==> flow/design.v <==
module multiplier
  (
   input                     clk,
   input                     rst,
   input                     en,
   input [BITS-1:0]          data_a,
   input [BITS-1:0]          data_b,
   output reg [(BITS*2)-1:0] result,
   output                    done
   );
   parameter BITS = 16;
   localparam STATE_IDLE     = 0;
   localparam STATE_MULTIPLY = 1;
   reg                    state;
   reg [$clog2(BITS)-1:0] mul_counter;
   reg [BITS-1:0]         data_a_reg;
   reg [(BITS*2)-1:0]     data_b_reg;
   assign done = (STATE_IDLE == state) && !en;
   always @ (posedge clk) begin
      case (state)
         STATE_IDLE: begin
            if (en) begin
               mul_counter <= 0;
               data_a_reg <= data_a;
               data_b_reg <= { {BITS{1'b0}}, data_b };
               result <= 0;
               state <= STATE_MULTIPLY;
            end
         end
         STATE_MULTIPLY: begin
            if (mul_counter == BITS - 1) begin
               state <= STATE_IDLE;
            end else begin
               mul_counter <= mul_counter + 1;
            end
            data_a_reg <= data_a_reg >> 1;
            data_b_reg <= data_b_reg << 1;
            if (data_a_reg[0]) begin
               result <= result + data_b_reg;
            end
         end
      endcase
      if (rst) begin
         state <= STATE_IDLE;
      end
   end
endmodule
module divider
  (
   input                 clk,
   input                 rst,
   input                 en,
   input [BITS-1:0]      dividend,
   input [BITS-1:0]      divisor,
   output reg [BITS-1:0] quotient,
   output [BITS-1:0]     remainder,
   output                done
   );
   parameter BITS = 16;
   localparam STATE_IDLE   = 0;
   localparam STATE_DIVIDE = 1;
   reg                    state;
   reg [$clog2(BITS)-1:0] div_counter;
   reg [(BITS-1)*2:0]     dividend_reg;
   reg [(BITS-1)*2:0]     divisor_reg;
   assign done = (STATE_IDLE == state) && !en;
   assign remainder = dividend_reg[BITS-1:0];
   always @ (posedge clk) begin
      case (state)
        STATE_IDLE: begin
           if (en) begin
              div_counter <= 0;
              dividend_reg <= { {BITS-1{1'b0}}, dividend };
              divisor_reg <= { divisor, {BITS-1{1'b0}} };
              quotient <= 0;
              state <= STATE_DIVIDE;
           end
        end
        STATE_DIVIDE: begin
           if (div_counter == BITS - 1) begin
              state <= STATE_IDLE;
           end else begin
              div_counter <= div_counter + 1;
           end
           divisor_reg <= divisor_reg >> 1;
           if (dividend_reg < divisor_reg) begin
              quotient <= quotient << 1;
           end else begin
              quotient <= (quotient << 1) | 1'b1;
              dividend_reg <= dividend_reg - divisor_reg;
           end
        end
      endcase
      if (rst) begin
         state <= STATE_IDLE;
      end
   end
endmodule
module processor
  (
   input                        clk,
   input                        rst,
   input                        boot_done,
   output reg [11:0]            status_digits,
   output reg                   halted,
   output reg [16-1:0]  instr_ptr,
   input                        instr_valid,
   input [32-1:0]      cur_instr,
   output reg                   cache_wr_en,
   output reg [16-1:0]  cache_wr_addr,
   output reg [16-1:0]  cache_wr_data,
   input                        cache_wr_done,
   output reg                   cache_rd_en,
   output reg [16-1:0]  cache_rd_addr,
   input [16-1:0]       cache_rd_data,
   input                        cache_rd_done,
   input                        pixel_wr_done,
   output reg                   pixel_en,
   output reg [7:0]             pixel_rgb,
   output reg [7:0]             pixel_x,
   output reg [7:0]             pixel_y,
   input [16-1:0]       rnd,
   output reg                   ms_time_rst,
   input [16-1:0]       ms_time,
   input [142-1:0] buf_inputs
   );
   reg [16-1:0]  registers [16-1:0];
   reg                   overflow_flag;
   reg                   carry_flag;
   reg                   zero_flag;
   reg                   sign_flag;
   wire [7:0]            opcode = cur_instr[31:24];
   wire [7:0]            arg1 = cur_instr[23:16];
   wire [7:0]            arg2 = cur_instr[15:8];
   wire [3:0]            reg1 = arg1[3:0];
   wire [3:0]            reg2 = arg2[3:0];
   wire [16-1:0] dest = registers[reg1];
   wire [16-1:0] src  = registers[reg2];
   wire [15:0]           argA = cur_instr[23:8];
   wire [15:0]           argB = cur_instr[15:0];
   wire signed [16-1:0] signed_dest = dest;
   reg [3:0]             load_reg;
   reg                       multiply_en;
   reg [16-1:0]      multiply_data_a;
   reg [16-1:0]      multiply_data_b;
   wire [(16*2)-1:0] multiply_result;
   wire                      multiply_done;
   multiplier #(.BITS(16)) multiplier_
     (
      .clk(clk),
      .rst(rst),
      .en(multiply_en),
      .data_a(multiply_data_a),
      .data_b(multiply_data_b),
      .result(multiply_result),
      .done(multiply_done)
      );
   reg                   divide_en;
   reg [16-1:0]  dividend;
   reg [16-1:0]  divisor;
   wire [16-1:0] quotient;
   wire [16-1:0] remainder;
   wire                  divide_done;
   divider #(.BITS(16)) divider_
     (
      .clk(clk),
      .rst(rst),
      .en(divide_en),
      .dividend(dividend),
      .divisor(divisor),
      .quotient(quotient),
      .remainder(remainder),
      .done(divide_done)
      );
   localparam [3:0] STATE_PRE_BOOT   = 0;
   localparam [3:0] STATE_HALT       = 1;
   localparam [3:0] STATE_EXECUTING  = 2;
   localparam [3:0] STATE_WR_WAIT    = 3;
   localparam [3:0] STATE_PIXEL_WAIT = 4;
   localparam [3:0] STATE_RD_WAIT    = 5;
   localparam [3:0] STATE_RET_WAIT   = 6;
   localparam [3:0] STATE_MULTIPLY   = 7;
   localparam [3:0] STATE_DIVIDE     = 8;
   reg [3:0]            state;
   always @ (posedge clk) begin
      cache_wr_en <= 0;
      cache_rd_en <= 0;
      pixel_en <= 0;
      multiply_en <= 0;
      divide_en <= 0;
      ms_time_rst <= 0;
      case (state)
        STATE_PRE_BOOT: begin
           if (boot_done) begin
              state <= STATE_EXECUTING;
           end
        end
        STATE_HALT: begin
           halted <= 1;
        end
        STATE_EXECUTING: begin
           halted <= 0;
           if (instr_valid) begin
              execute();
           end
        end
        STATE_WR_WAIT: begin
           if (cache_wr_done) begin
              state <= STATE_EXECUTING;
           end
        end
        STATE_PIXEL_WAIT: begin
           if (pixel_wr_done) begin
              state <= STATE_EXECUTING;
           end
        end
        STATE_RD_WAIT: begin
           if (cache_rd_done) begin
              registers[load_reg] <= cache_rd_data;
              state <= STATE_EXECUTING;
           end
        end
        STATE_RET_WAIT: begin
           if (cache_rd_done) begin
              instr_ptr <= cache_rd_data + 32 / 8;
              state <= STATE_EXECUTING;
           end
        end
        STATE_MULTIPLY: begin
           if (multiply_done) begin
              registers[load_reg] <= multiply_result[16-1:0];
              state <= STATE_EXECUTING;
           end
        end
        STATE_DIVIDE: begin
           if (divide_done) begin
              registers[load_reg] <= quotient;
              state <= STATE_EXECUTING;
           end
        end
      endcase
      if (rst) begin
         state <= STATE_PRE_BOOT;
         status_digits <= 0;
         halted <= 0;
         instr_ptr <= 0;
         cache_wr_en <= 0;
         cache_rd_en <= 0;
         pixel_en <= 0;
         pixel_rgb <= 0;
         ms_time_rst <= 0;
         multiply_en <= 0;
         divide_en <= 0;
         overflow_flag <= 0;
         carry_flag <= 0;
         zero_flag <= 0;
         sign_flag <= 0;
      end
   end
   task execute;
      reg [16:0] result;
      begin
         result = 0;
         instr_ptr <= instr_ptr + 32 / 8;
         case (opcode)
           8'h00: begin
           end
           8'h01: begin
              registers[reg1] <= buf_inputs[src];
           end
           8'h02: begin
              if (cache_wr_done) begin
                 push(instr_ptr);
                 instr_ptr <= argA;
              end else begin
                 instr_ptr <= instr_ptr;
              end
           end
           8'h03: begin
              if (cache_rd_done) begin
                 pop();
                 registers[4'b0] <= registers[4'b0] - arg1 - 16 / 8;
                 state <= STATE_RET_WAIT;
              end else begin
                 instr_ptr <= instr_ptr;
              end
           end
           8'h04: begin
              if (cache_rd_done) begin
                 read(src);
              end else begin
                 instr_ptr <= instr_ptr;
              end
           end
           8'h05: begin
              if (cache_rd_done) begin
                 read(argB);
              end else begin
                 instr_ptr <= instr_ptr;
              end
           end
           8'h06: begin
              registers[reg1] <= src;
           end
           8'h07: begin
              registers[reg1] <= argB;
           end
           8'h08: begin
              if (cache_wr_done) begin
                 push(dest);
              end else begin
                 instr_ptr <= instr_ptr;
              end
           end
           8'h09: begin
              if (cache_rd_done) begin
                 pop();
              end else begin
                 instr_ptr <= instr_ptr;
              end
           end
           8'h0A: begin
              result = dest + src;
              registers[reg1] <= result[16-1:0];
           end
           8'h0B: begin
              result = dest - src;
              registers[reg1] <= result[16-1:0];
           end
           8'h0C: begin
              if (multiply_done) begin
                 multiply_en <= 1;
                 multiply_data_a <= dest;
                 multiply_data_b <= src;
                 state <= STATE_MULTIPLY;
                 load_reg <= reg1;
              end else begin
                 instr_ptr <= instr_ptr;
              end
           end
           8'h0D: begin
              if (divide_done) begin
                 divide_en <= 1;
                 dividend <= dest;
                 divisor <= src;
                 state <= STATE_DIVIDE;
                 load_reg <= reg1;
              end else begin
                 instr_ptr <= instr_ptr;
              end
           end
           8'h0E: begin
              registers[reg1] <= dest & src;
           end
           8'h0F: begin
              registers[reg1] <= dest | src;
           end
           8'h10: begin
              registers[reg1] <= dest ^ src;
           end
           8'h11: begin
              registers[reg1] <= dest << src;
           end
           8'h12: begin
              registers[reg1] <= signed_dest >>> src;
           end
           8'h13: begin
              registers[reg1] <= dest >> src;
           end
           8'h14: begin
              result = dest - src;
           end
           8'h15: begin
              result = { 1'b0, dest & src };
           end
           8'h16: begin
              pixel_rgb <= dest[7:0];
           end
           8'h17: begin
              if (pixel_wr_done) begin
                 pixel_en <= 1;
                 pixel_x <= dest[7:0];
                 pixel_y <= src[7:0];
                 state <= STATE_PIXEL_WAIT;
              end else begin
                 instr_ptr <= instr_ptr;
              end
           end
           8'h18: begin
              if (cache_wr_done) begin
                 write(dest, src);
              end else begin
                 instr_ptr <= instr_ptr;
              end
           end
           8'h19: begin
              if (cache_wr_done) begin
                 write(dest, argB);
              end else begin
                 instr_ptr <= instr_ptr;
              end
           end
           8'h1A: begin
              registers[reg1] <= ms_time;
           end
           8'h1B: begin
              ms_time_rst <= 1;
           end
           8'h1C: begin
              registers[reg1] <= rnd;
           end
           8'h30: begin
              instr_ptr <= dest;
           end
           8'h31: begin
              instr_ptr <= argA;
           end
           8'h32: begin
              if (zero_flag) begin
                 instr_ptr <= argA;
              end
           end
           8'h33: begin
              if (!zero_flag) begin
                 instr_ptr <= argA;
              end
           end
           8'h34: begin
              if (!zero_flag && sign_flag == overflow_flag) begin
                 instr_ptr <= argA;
              end
           end
           8'h35: begin
              if (sign_flag == overflow_flag) begin
                 instr_ptr <= argA;
              end
           end
           8'h36: begin
              if (!carry_flag && !zero_flag) begin
                 instr_ptr <= argA;
              end
           end
           8'h37: begin
              if (!carry_flag) begin
                 instr_ptr <= argA;
              end
           end
           8'h38: begin
              if (sign_flag != overflow_flag) begin
                 instr_ptr <= argA;
              end
           end
           8'h39: begin
              if (sign_flag != overflow_flag || zero_flag) begin
                 instr_ptr <= argA;
              end
           end
           8'h3A: begin
              if (carry_flag) begin
                 instr_ptr <= argA;
              end
           end
           8'h3B: begin
              if (carry_flag || zero_flag) begin
                 instr_ptr <= argA;
              end
           end
           8'h3C: begin
              if (overflow_flag) begin
                 instr_ptr <= argA;
              end
           end
           8'h3D: begin
              if (!overflow_flag) begin
                 instr_ptr <= argA;
              end
           end
           8'h3E: begin
              if (sign_flag) begin
                 instr_ptr <= argA;
              end
           end
           8'h3F: begin
              if (!sign_flag) begin
                 instr_ptr <= argA;
              end
           end
           default: begin
              status_digits <= 12'h700 | opcode;
              state <= STATE_HALT;
           end
         endcase
         if (8'h14 == opcode || 8'h15 == opcode ||
             8'h0A == opcode || 8'h0B == opcode) begin
            set_flags(result);
         end else begin
            clear_flags();
         end
      end
   endtask
   task write;
      input [16-1:0] data;
      input [16-1:0] addr;
      begin
         cache_wr_en <= 1;
         cache_wr_addr <= addr;
         cache_wr_data <= data;
         state <= STATE_WR_WAIT;
      end
   endtask
   task read;
      input [16-1:0] addr;
      begin
         load_reg <= reg1;
         cache_rd_en <= 1;
         cache_rd_addr <= addr;
         state <= STATE_RD_WAIT;
      end
   endtask
   task push;
      input [16-1:0] push_data;
      reg [16-1:0]   new_stack_ptr;
      begin
         new_stack_ptr = registers[4'b0] + 16 / 8;
         write(push_data, new_stack_ptr);
         registers[4'b0] <= new_stack_ptr;
      end
   endtask
   task pop;
      reg [16-1:0] stack_ptr;
      begin
         stack_ptr = registers[4'b0];
         read(stack_ptr);
         registers[4'b0] <= stack_ptr - 2;
      end
   endtask;
   task set_flags;
      input [16:0] result;
      begin
         if (8'h0A == opcode) begin
            overflow_flag <= (dest[16-1] &
                              src[16-1] &
                              ~result[16-1]) |
                             (~dest[16-1] &
                              ~src[16-1] &
                              result[16-1]);            
         end else if (8'h0B == opcode || 8'h14 == opcode) begin
            overflow_flag <= (dest[16-1] &
                              ~src[16-1] &
                              ~result[16-1]) |
                             (~dest[16-1] &
                              src[16-1] &
                              result[16-1]);
         end else begin
            overflow_flag <= 0;
         end
         carry_flag <= result[16];
         zero_flag <= (0 == result[16-1:0]);
         sign_flag <= result[16-1];
      end
   endtask
   task clear_flags;
      begin
         overflow_flag <= 0;
         carry_flag <= 0;
         zero_flag <= 0;
         sign_flag <= 0;
      end
   endtask
endmodule
# Step by step through the tools: processor

What the tools print for processor, step after step.
Line numbers count from 1 in the design file above.
The mark n/a stands for no value.

Design top: processor
Clock port: clk
Cell library: sky130hd
Corner: tt_025C_1v80

# Elaborated design

Source: Yosys, flattened and elaborated, memories not mapped. Widths are those after wreduce. Registers that Yosys merges into a memory's read port (data or address) are not register bits. Print and check cells do not count.
Yosys's memory passes give these memory sizes; they may raise the number of words (mostly to a power of two), join words into wider ones and drop unused or constant bits.

Elaborated cells: 486
Output and inout port bits: 105
Memory cells: 1
RAM bits: 256
Register bits: 348
Bits of input ports: 229

Memory list:

| name      | depth | bits a word | read ports | write ports | RTL line | RTL |
| registers | 16    | 16          | 3          | 1           | 127      | `reg [16-1:0]  registers [16-1:0];` |

Add/sub/neg operators: 12
Shift operators: 4
Order comparisons: 1
Equal/unequal tests: 95
Reduce/logical cells: 57
Multiplexer cells: 237
Bitwise gates (word level): 44

Operator list:

| cell                                   | count |
| two-way mux 16 bit                     | 114 |
| parallel mux 16 bit (select 22 bit)    | 1 |
| indexed select 142 x 16 -> 1 bit       | 1 |
| == test 8 x 6 -> 1 bit with constant B | 16 |
| parallel mux 32 bit (select 2 bit)     | 2 |
| parallel mux 16 bit (select 2 bit)     | 4 |
| parallel mux 31 bit (select 2 bit)     | 2 |
| == test 8 x 5 -> 1 bit with constant B | 13 |
| parallel mux 16 bit (select 3 bit)     | 2 |
| two-way mux 32 bit                     | 3 |
| two-way mux 31 bit                     | 3 |
| two-way mux 4 bit                      | 22 |
| two-way mux 1 bit                      | 73 |
| == test 8 x 4 -> 1 bit with constant B | 8 |
| parallel mux 4 bit (select 7 bit)      | 2 |
| parallel mux 17 bit (select 3 bit)     | 1 |
| OR reduction 45 bit                    | 1 |
| inequality test 2 bit with constant B  | 17 |
| OR reduction 34 bit                    | 1 |
| two-way mux 17 bit                     | 2 |
| adder 16 x 3 -> 16 bit with constant B | 2 |
| OR reduction 16 bit                    | 2 |
| adder 32 bit                           | 1 |
| == test 8 x 3 -> 1 bit with constant B | 4 |
| subtractor 31 bit                      | 1 |
| < comparator 31 bit                    | 1 |
| OR reduction 4 bit                     | 7 |
| bitwise OR 1 bit                       | 20 |

Other operator kinds: 51; their cells: 124.

# Longest topological paths

Yosys ltp: most cells in a row. Word level: on the elaborated netlist, between registers, memories and ports. Mapped: between sequential cells and ports; inverters and the memories' decode and read muxes count.

Depth in word-level cells: 18
ABC_AREA: 0
Mapped depth: 23
Depth with buffers taken out: 18

# After synthesis

Source: synth_stat.txt of the flow (Yosys; design flattened, memories mapped). It holds for the ABC_AREA given above (unset counts as 0); a run with the other value may have another netlist.

Standard cells after synthesis: 3,210
Sequential part of the area: 16,776.1 µm²
Buffer cells: 207
Flip-flops: 577
Mapped area: 35,690.5 µm²

Cells by type:

| type                      | count | total area (µm²) |
| sky130_fd_sc_hd__edfxtp_1 | 522   | 1.57E+04 |
| sky130_fd_sc_hd__mux4_2   | 145   | 3.27E+03 |
| sky130_fd_sc_hd__ha_1     | 117   | 1.46E+03 |
| sky130_fd_sc_hd__mux2i_1  | 114   | 1.14E+03 |
| sky130_fd_sc_hd__dfxtp_1  | 55    | 1.1E+03 |
| sky130_fd_sc_hd__nand2_1  | 279   | 1.05E+03 |
| sky130_fd_sc_hd__mux2_2   | 91    | 1.02E+03 |
| sky130_fd_sc_hd__nor2_1   | 271   | 1.02E+03 |
| sky130_fd_sc_hd__a21oi_1  | 180   | 900.864 |
| sky130_fd_sc_hd__xnor2_1  | 82    | 718.189 |
| sky130_fd_sc_hd__o21ai_0  | 142   | 710.682 |
| sky130_fd_sc_hd__a22oi_1  | 73    | 548.026 |
| sky130_fd_sc_hd__inv_1    | 136   | 510.49 |
| sky130_fd_sc_hd__clkbuf_1 | 133   | 499.229 |
| sky130_fd_sc_hd__nand3_1  | 92    | 460.442 |
| sky130_fd_sc_hd__and2_1   | 62    | 387.872 |
| sky130_fd_sc_hd__a221oi_1 | 34    | 297.786 |
| sky130_fd_sc_hd__xor2_1   | 32    | 280.269 |

Other cell types: 71; their cells: 650.
By module: a second synthesis without flattening, with its own total; a netlist apart from the flattened one above.

Cells (unflattened synthesis): 3,614
Area (unflattened synthesis): 39,232.6 µm²

Rows give one instance, submodules left out.

By module:

| module               | instances | cells | area (µm²) | seq. area (µm²) |
| processor            | 1         | 2,656 | 28,746.3   | 12,712.2 |
| divider (BITS=16)    | 1         | 488   | 5,266.3    | 2,482.4 |
| multiplier (BITS=16) | 1         | 470   | 5,220.0    | 2,542.4 |

# Timing after synthesis

Source: OpenSTA report_checks on the synthesized netlist (no wires, ideal clock, input and output delay 20% of the period each), path of least setup slack; recovery checks are left aside. Register names are those of the netlist, which keeps one name where synthesis merged equal registers.

Kind: input to register
From: input port cur_instr[16]
To: memory registers[0][15]
Clock period: 9,000 ps
Stages on the path: 20
Library setup time: 302 ps
Path delay: 5,356 ps
Arrival: 6,854 ps
Buffers on the path: 4
Data required time: 8,698 ps
External input delay: 1,800 ps
Launch time at the first pin: 1,800 ps
Slack: 1,844 ps
Synthesis period reached: 7,156 ps

"path delay" = arrival - input delay + setup time.
"stages on the path" counts driving pins, that of a launching flip-flop among them; a cell with two outputs on the path counts twice.
"synthesis period reached" = period - worst setup slack (recovery checks aside). The figure is calculated, with input and output delays left at 20% of the set period.
Between the ends stands the longest chain of elaborated cells between them, by number of cells; it is not shown to be the way that was timed. Of several equally long chains one is given.
Each line given opens the expression or statement behind the cell; cells for indexed reads and writes are added by Yosys, which also makes memories of some case tables.
The chain passes a memory read, where the word-level depth is cut; so it can be longer than that depth.
Ways into the end's enable are left out, as the timed path ends at the data pin.

Cells stage by stage: sky130_fd_sc_hd__buf_2 > sky130_fd_sc_hd__buf_2 > sky130_fd_sc_hd__buf_2 > sky130_fd_sc_hd__buf_2 > sky130_fd_sc_hd__mux4_2 > sky130_fd_sc_hd__a22oi_1 > sky130_fd_sc_hd__nand2_1 > sky130_fd_sc_hd__inv_1 > sky130_fd_sc_hd__ha_1 > sky130_fd_sc_hd__or2_2 > sky130_fd_sc_hd__a221oi_1 > sky130_fd_sc_hd__o22ai_1 > sky130_fd_sc_hd__o41ai_1 > sky130_fd_sc_hd__o41ai_1 > sky130_fd_sc_hd__o31ai_2 > sky130_fd_sc_hd__nand2_1 > sky130_fd_sc_hd__a221o_1 > sky130_fd_sc_hd__o311ai_1 > sky130_fd_sc_hd__nand2_1 > sky130_fd_sc_hd__a31oi_1
Length of the longest elaborated chain: 17
Elaborated cells on any way between the ends: 54
Classes of those cells: add/sub: 4; shift: 3; mux: 43; logic: 3; memory: 1

RTL lines, path post-synthesis:

| item                             | RTL line | RTL |
| from (decl)                      | 108      | `input [32-1:0]      cur_instr,` |
| memory read (16 x 16 bit)        | 127      | `reg [16-1:0]  registers [16-1:0];` |
| adder 16 x 16 -> 17 bit          | 323      | `result = dest + src;` |
| two-way mux 16 bit               | 265      | `case (opcode)` |
| two-way mux 16 bit               | 203      | `if (instr_valid) begin` |
| two-way mux 16 bit               | 192      | `case (state)` |
| two-way mux 16 bit (12 in a row) | n/a      |  |
| to (decl)                        | 127      |  |

Nets of the timed path that keep an RTL name, with a line that drives or declares them; the list need not be complete.

Nets with RTL names, path post-synthesis:

| signal  | RTL line | RTL |
| dest[1] | 137      | `wire [16-1:0] dest = registers[reg1];` |

# Path in the finished layout

Path of least setup slack in the final report of job 1 (OpenROAD, finished layout, wires in). Where an end is a register, its clock arrival counts in the times.
The path's times are printed in steps of 10 ps; the period is the one set.

Kind: input to register
From: input port cur_instr[16]
To: memory registers[8][14]
Launch time at the first pin: 1,800 ps
Data required time: 9,260 ps
Buffers on the path: 1
Clock period: 9,000 ps
External input delay: 1,800 ps
Slack: 1,320 ps
Stages on the path: 16
Library setup time: 370 ps
Arrival: 7,940 ps

Between the ends stands the longest chain of elaborated cells between them, by number of cells; it is not shown to be the way that was timed. Of several equally long chains one is given.
The chain passes a memory read, where the word-level depth is cut; so it can be longer than that depth.
Ways into the end's enable are left out, as the timed path ends at the data pin.

Cells stage by stage: sky130_fd_sc_hd__buf_4 > sky130_fd_sc_hd__mux4_2 > sky130_fd_sc_hd__a22oi_1 > sky130_fd_sc_hd__nand2_1 > sky130_fd_sc_hd__fa_1 > sky130_fd_sc_hd__a211oi_1 > sky130_fd_sc_hd__o21a_1 > sky130_fd_sc_hd__o31ai_1 > sky130_fd_sc_hd__a2111oi_0 > sky130_fd_sc_hd__o41ai_1 > sky130_fd_sc_hd__xnor2_1 > sky130_fd_sc_hd__a221o_1 > sky130_fd_sc_hd__a211oi_1 > sky130_fd_sc_hd__a221oi_1 > sky130_fd_sc_hd__o221ai_1 > sky130_fd_sc_hd__a21oi_1
Length of the longest elaborated chain: 17
Elaborated cells on any way between the ends: 54
Classes of those cells: add/sub: 4; shift: 3; mux: 43; logic: 3; memory: 1

RTL lines, path post-layout:

| item                             | RTL line | RTL |
| from (decl)                      | 108      | `input [32-1:0]      cur_instr,` |
| memory read (16 x 16 bit)        | 127      | `reg [16-1:0]  registers [16-1:0];` |
| adder 16 x 16 -> 17 bit          | 323      | `result = dest + src;` |
| two-way mux 16 bit               | 265      | `case (opcode)` |
| two-way mux 16 bit               | 203      | `if (instr_valid) begin` |
| two-way mux 16 bit               | 192      | `case (state)` |
| two-way mux 16 bit (12 in a row) | n/a      |  |
| to (decl)                        | 127      |  |

Nets of the timed path that keep an RTL name, with a line that drives or declares them; the list need not be complete.

Nets with RTL names, path post-layout:

| signal  | RTL line | RTL |
| dest[1] | 137      | `wire [16-1:0] dest = registers[reg1];` |

Memo
Re: implementation data of processor

Record of 3 stored runs of the RTL-to-layout flow on processor, platform sky130hd. The runs are unordered. Constraints: input delay and output delay 20% of the set period each, output load 0.01 pF.
"period reached" = clock period - worst setup slack. The figure is calculated, with input and output delays left at 20% of the set period.
"time of the worst setup path" = time allowed to the worst setup path (clock period - input delay - output delay, where it has them) - its slack; a late launch clock adds to it, a late capture clock takes from it.
"total power of the final layout" is the tool's figure for a default switching activity; nothing was simulated.
"time of the worst setup path" is known to 10 ps.

## Job 1

==> flow/run.sh <==
#!/bin/bash
# the make line also repeats the synthesis and layout settings of config.mk as NAME=value (left out here)
make -C /OpenROAD-flow-scripts/flow DESIGN_CONFIG=/design/flow/config.mk WORK_HOME=/design/flow/orfs CLKGATE_MAP_FILE= finish
==> flow/config.mk <==
export PLATFORM = sky130hd
export DESIGN_NAME = processor
export DESIGN_NICKNAME = processor
export VERILOG_FILES = /design/flow/design.v
export SDC_FILE = /design/flow/constraint.sdc
export NUM_CORES = 4
export LEC_CHECK = 0
export CAP_MARGIN = 10
export CORE_MARGIN = 4
export CORE_UTILIZATION = 40
export CTS_CLUSTER_SIZE = 18
export HOLD_SLACK_MARGIN = -0.09
export SETUP_SLACK_MARGIN = 0.6
export SLEW_MARGIN = 0
==> flow/constraint.sdc <==
create_clock -name core_clock -period 9.0 [get_ports {clk}]
set_input_delay 1.8000 -clock core_clock [delete_from_list [all_inputs] [get_ports {clk}]]
set_output_delay 1.8000 -clock core_clock [all_outputs]
set_load 0.01 [all_outputs]

| result of job 1 | value |
|---|---|
| chip area in the Yosys report | 35,690.5 µm² |
| die size | 94,068.0 µm² |
| standard-cell area after layout | 42,967.5 µm² |
| utilization | 0.485 |
| worst setup slack after layout | 1,320 ps |
| summed negative setup slack | 0 ps |
| worst-case hold slack | 454 ps |
| total power of the final layout | 6,917 uW |
| period reached | 7,680 ps |
| time of the worst setup path | 5,880 ps |
| critical path type | input to register |

## Job 2

==> flow/run.sh <==
#!/bin/bash
# the make line also repeats the synthesis and layout settings of config.mk as NAME=value (left out here)
make -C /OpenROAD-flow-scripts/flow DESIGN_CONFIG=/design/flow/config.mk WORK_HOME=/design/flow/orfs CLKGATE_MAP_FILE= finish
==> flow/config.mk <==
export PLATFORM = sky130hd
export DESIGN_NAME = processor
export DESIGN_NICKNAME = processor
export VERILOG_FILES = /design/flow/design.v
export SDC_FILE = /design/flow/constraint.sdc
export NUM_CORES = 4
export LEC_CHECK = 0
export CAP_MARGIN = 30
export CORE_ASPECT_RATIO = 1.16
export CORE_MARGIN = 7
export CORE_UTILIZATION = 40
export CTS_CLUSTER_SIZE = 33
export HOLD_SLACK_MARGIN = 0.2
export PLACE_DENSITY = 0.83
export SLEW_MARGIN = 20
==> flow/constraint.sdc <==
create_clock -name core_clock -period 12.3 [get_ports {clk}]
set_input_delay 2.4600 -clock core_clock [delete_from_list [all_inputs] [get_ports {clk}]]
set_output_delay 2.4600 -clock core_clock [all_outputs]
set_load 0.01 [all_outputs]

| result of job 2 | value |
|---|---|
| chip area in the Yosys report | 35,690.5 µm² |
| die size | 97,807.2 µm² |
| standard-cell area after layout | 42,573.3 µm² |
| utilization | 0.483 |
| worst setup slack after layout | 3,419 ps |
| summed negative setup slack | 0 ps |
| worst-case hold slack | 457 ps |
| total power of the final layout | 4,823 uW |
| period reached | 8,881 ps |
| time of the worst setup path | 6,420 ps |
| critical path type | input to register |

## Job 3

==> flow/run.sh <==
#!/bin/bash
# the make line also repeats the synthesis and layout settings of config.mk as NAME=value (left out here)
make -C /OpenROAD-flow-scripts/flow DESIGN_CONFIG=/design/flow/config.mk WORK_HOME=/design/flow/orfs CLKGATE_MAP_FILE= finish
==> flow/config.mk <==
export PLATFORM = sky130hd
export DESIGN_NAME = processor
export DESIGN_NICKNAME = processor
export VERILOG_FILES = /design/flow/design.v
export SDC_FILE = /design/flow/constraint.sdc
export NUM_CORES = 4
export LEC_CHECK = 0
export CAP_MARGIN = 30
export CORE_MARGIN = 3
export CORE_UTILIZATION = 40
export CTS_CLUSTER_SIZE = 33
export PLACE_DENSITY_LB_ADDON = 0.09
export SLEW_MARGIN = 20
==> flow/constraint.sdc <==
create_clock -name core_clock -period 9.0 [get_ports {clk}]
set_input_delay 1.8000 -clock core_clock [delete_from_list [all_inputs] [get_ports {clk}]]
set_output_delay 1.8000 -clock core_clock [all_outputs]
set_load 0.01 [all_outputs]

| result of job 3 | value |
|---|---|
| chip area in the Yosys report | 35,690.5 µm² |
| die size | 92,845.1 µm² |
| standard-cell area after layout | 43,068.8 µm² |
| utilization | 0.492 |
| worst setup slack after layout | 1,471 ps |
| summed negative setup slack | 0 ps |
| worst-case hold slack | 454 ps |
| total power of the final layout | 6,893 uW |
| period reached | 7,529 ps |
| time of the worst setup path | 5,730 ps |
| critical path type | input to register |
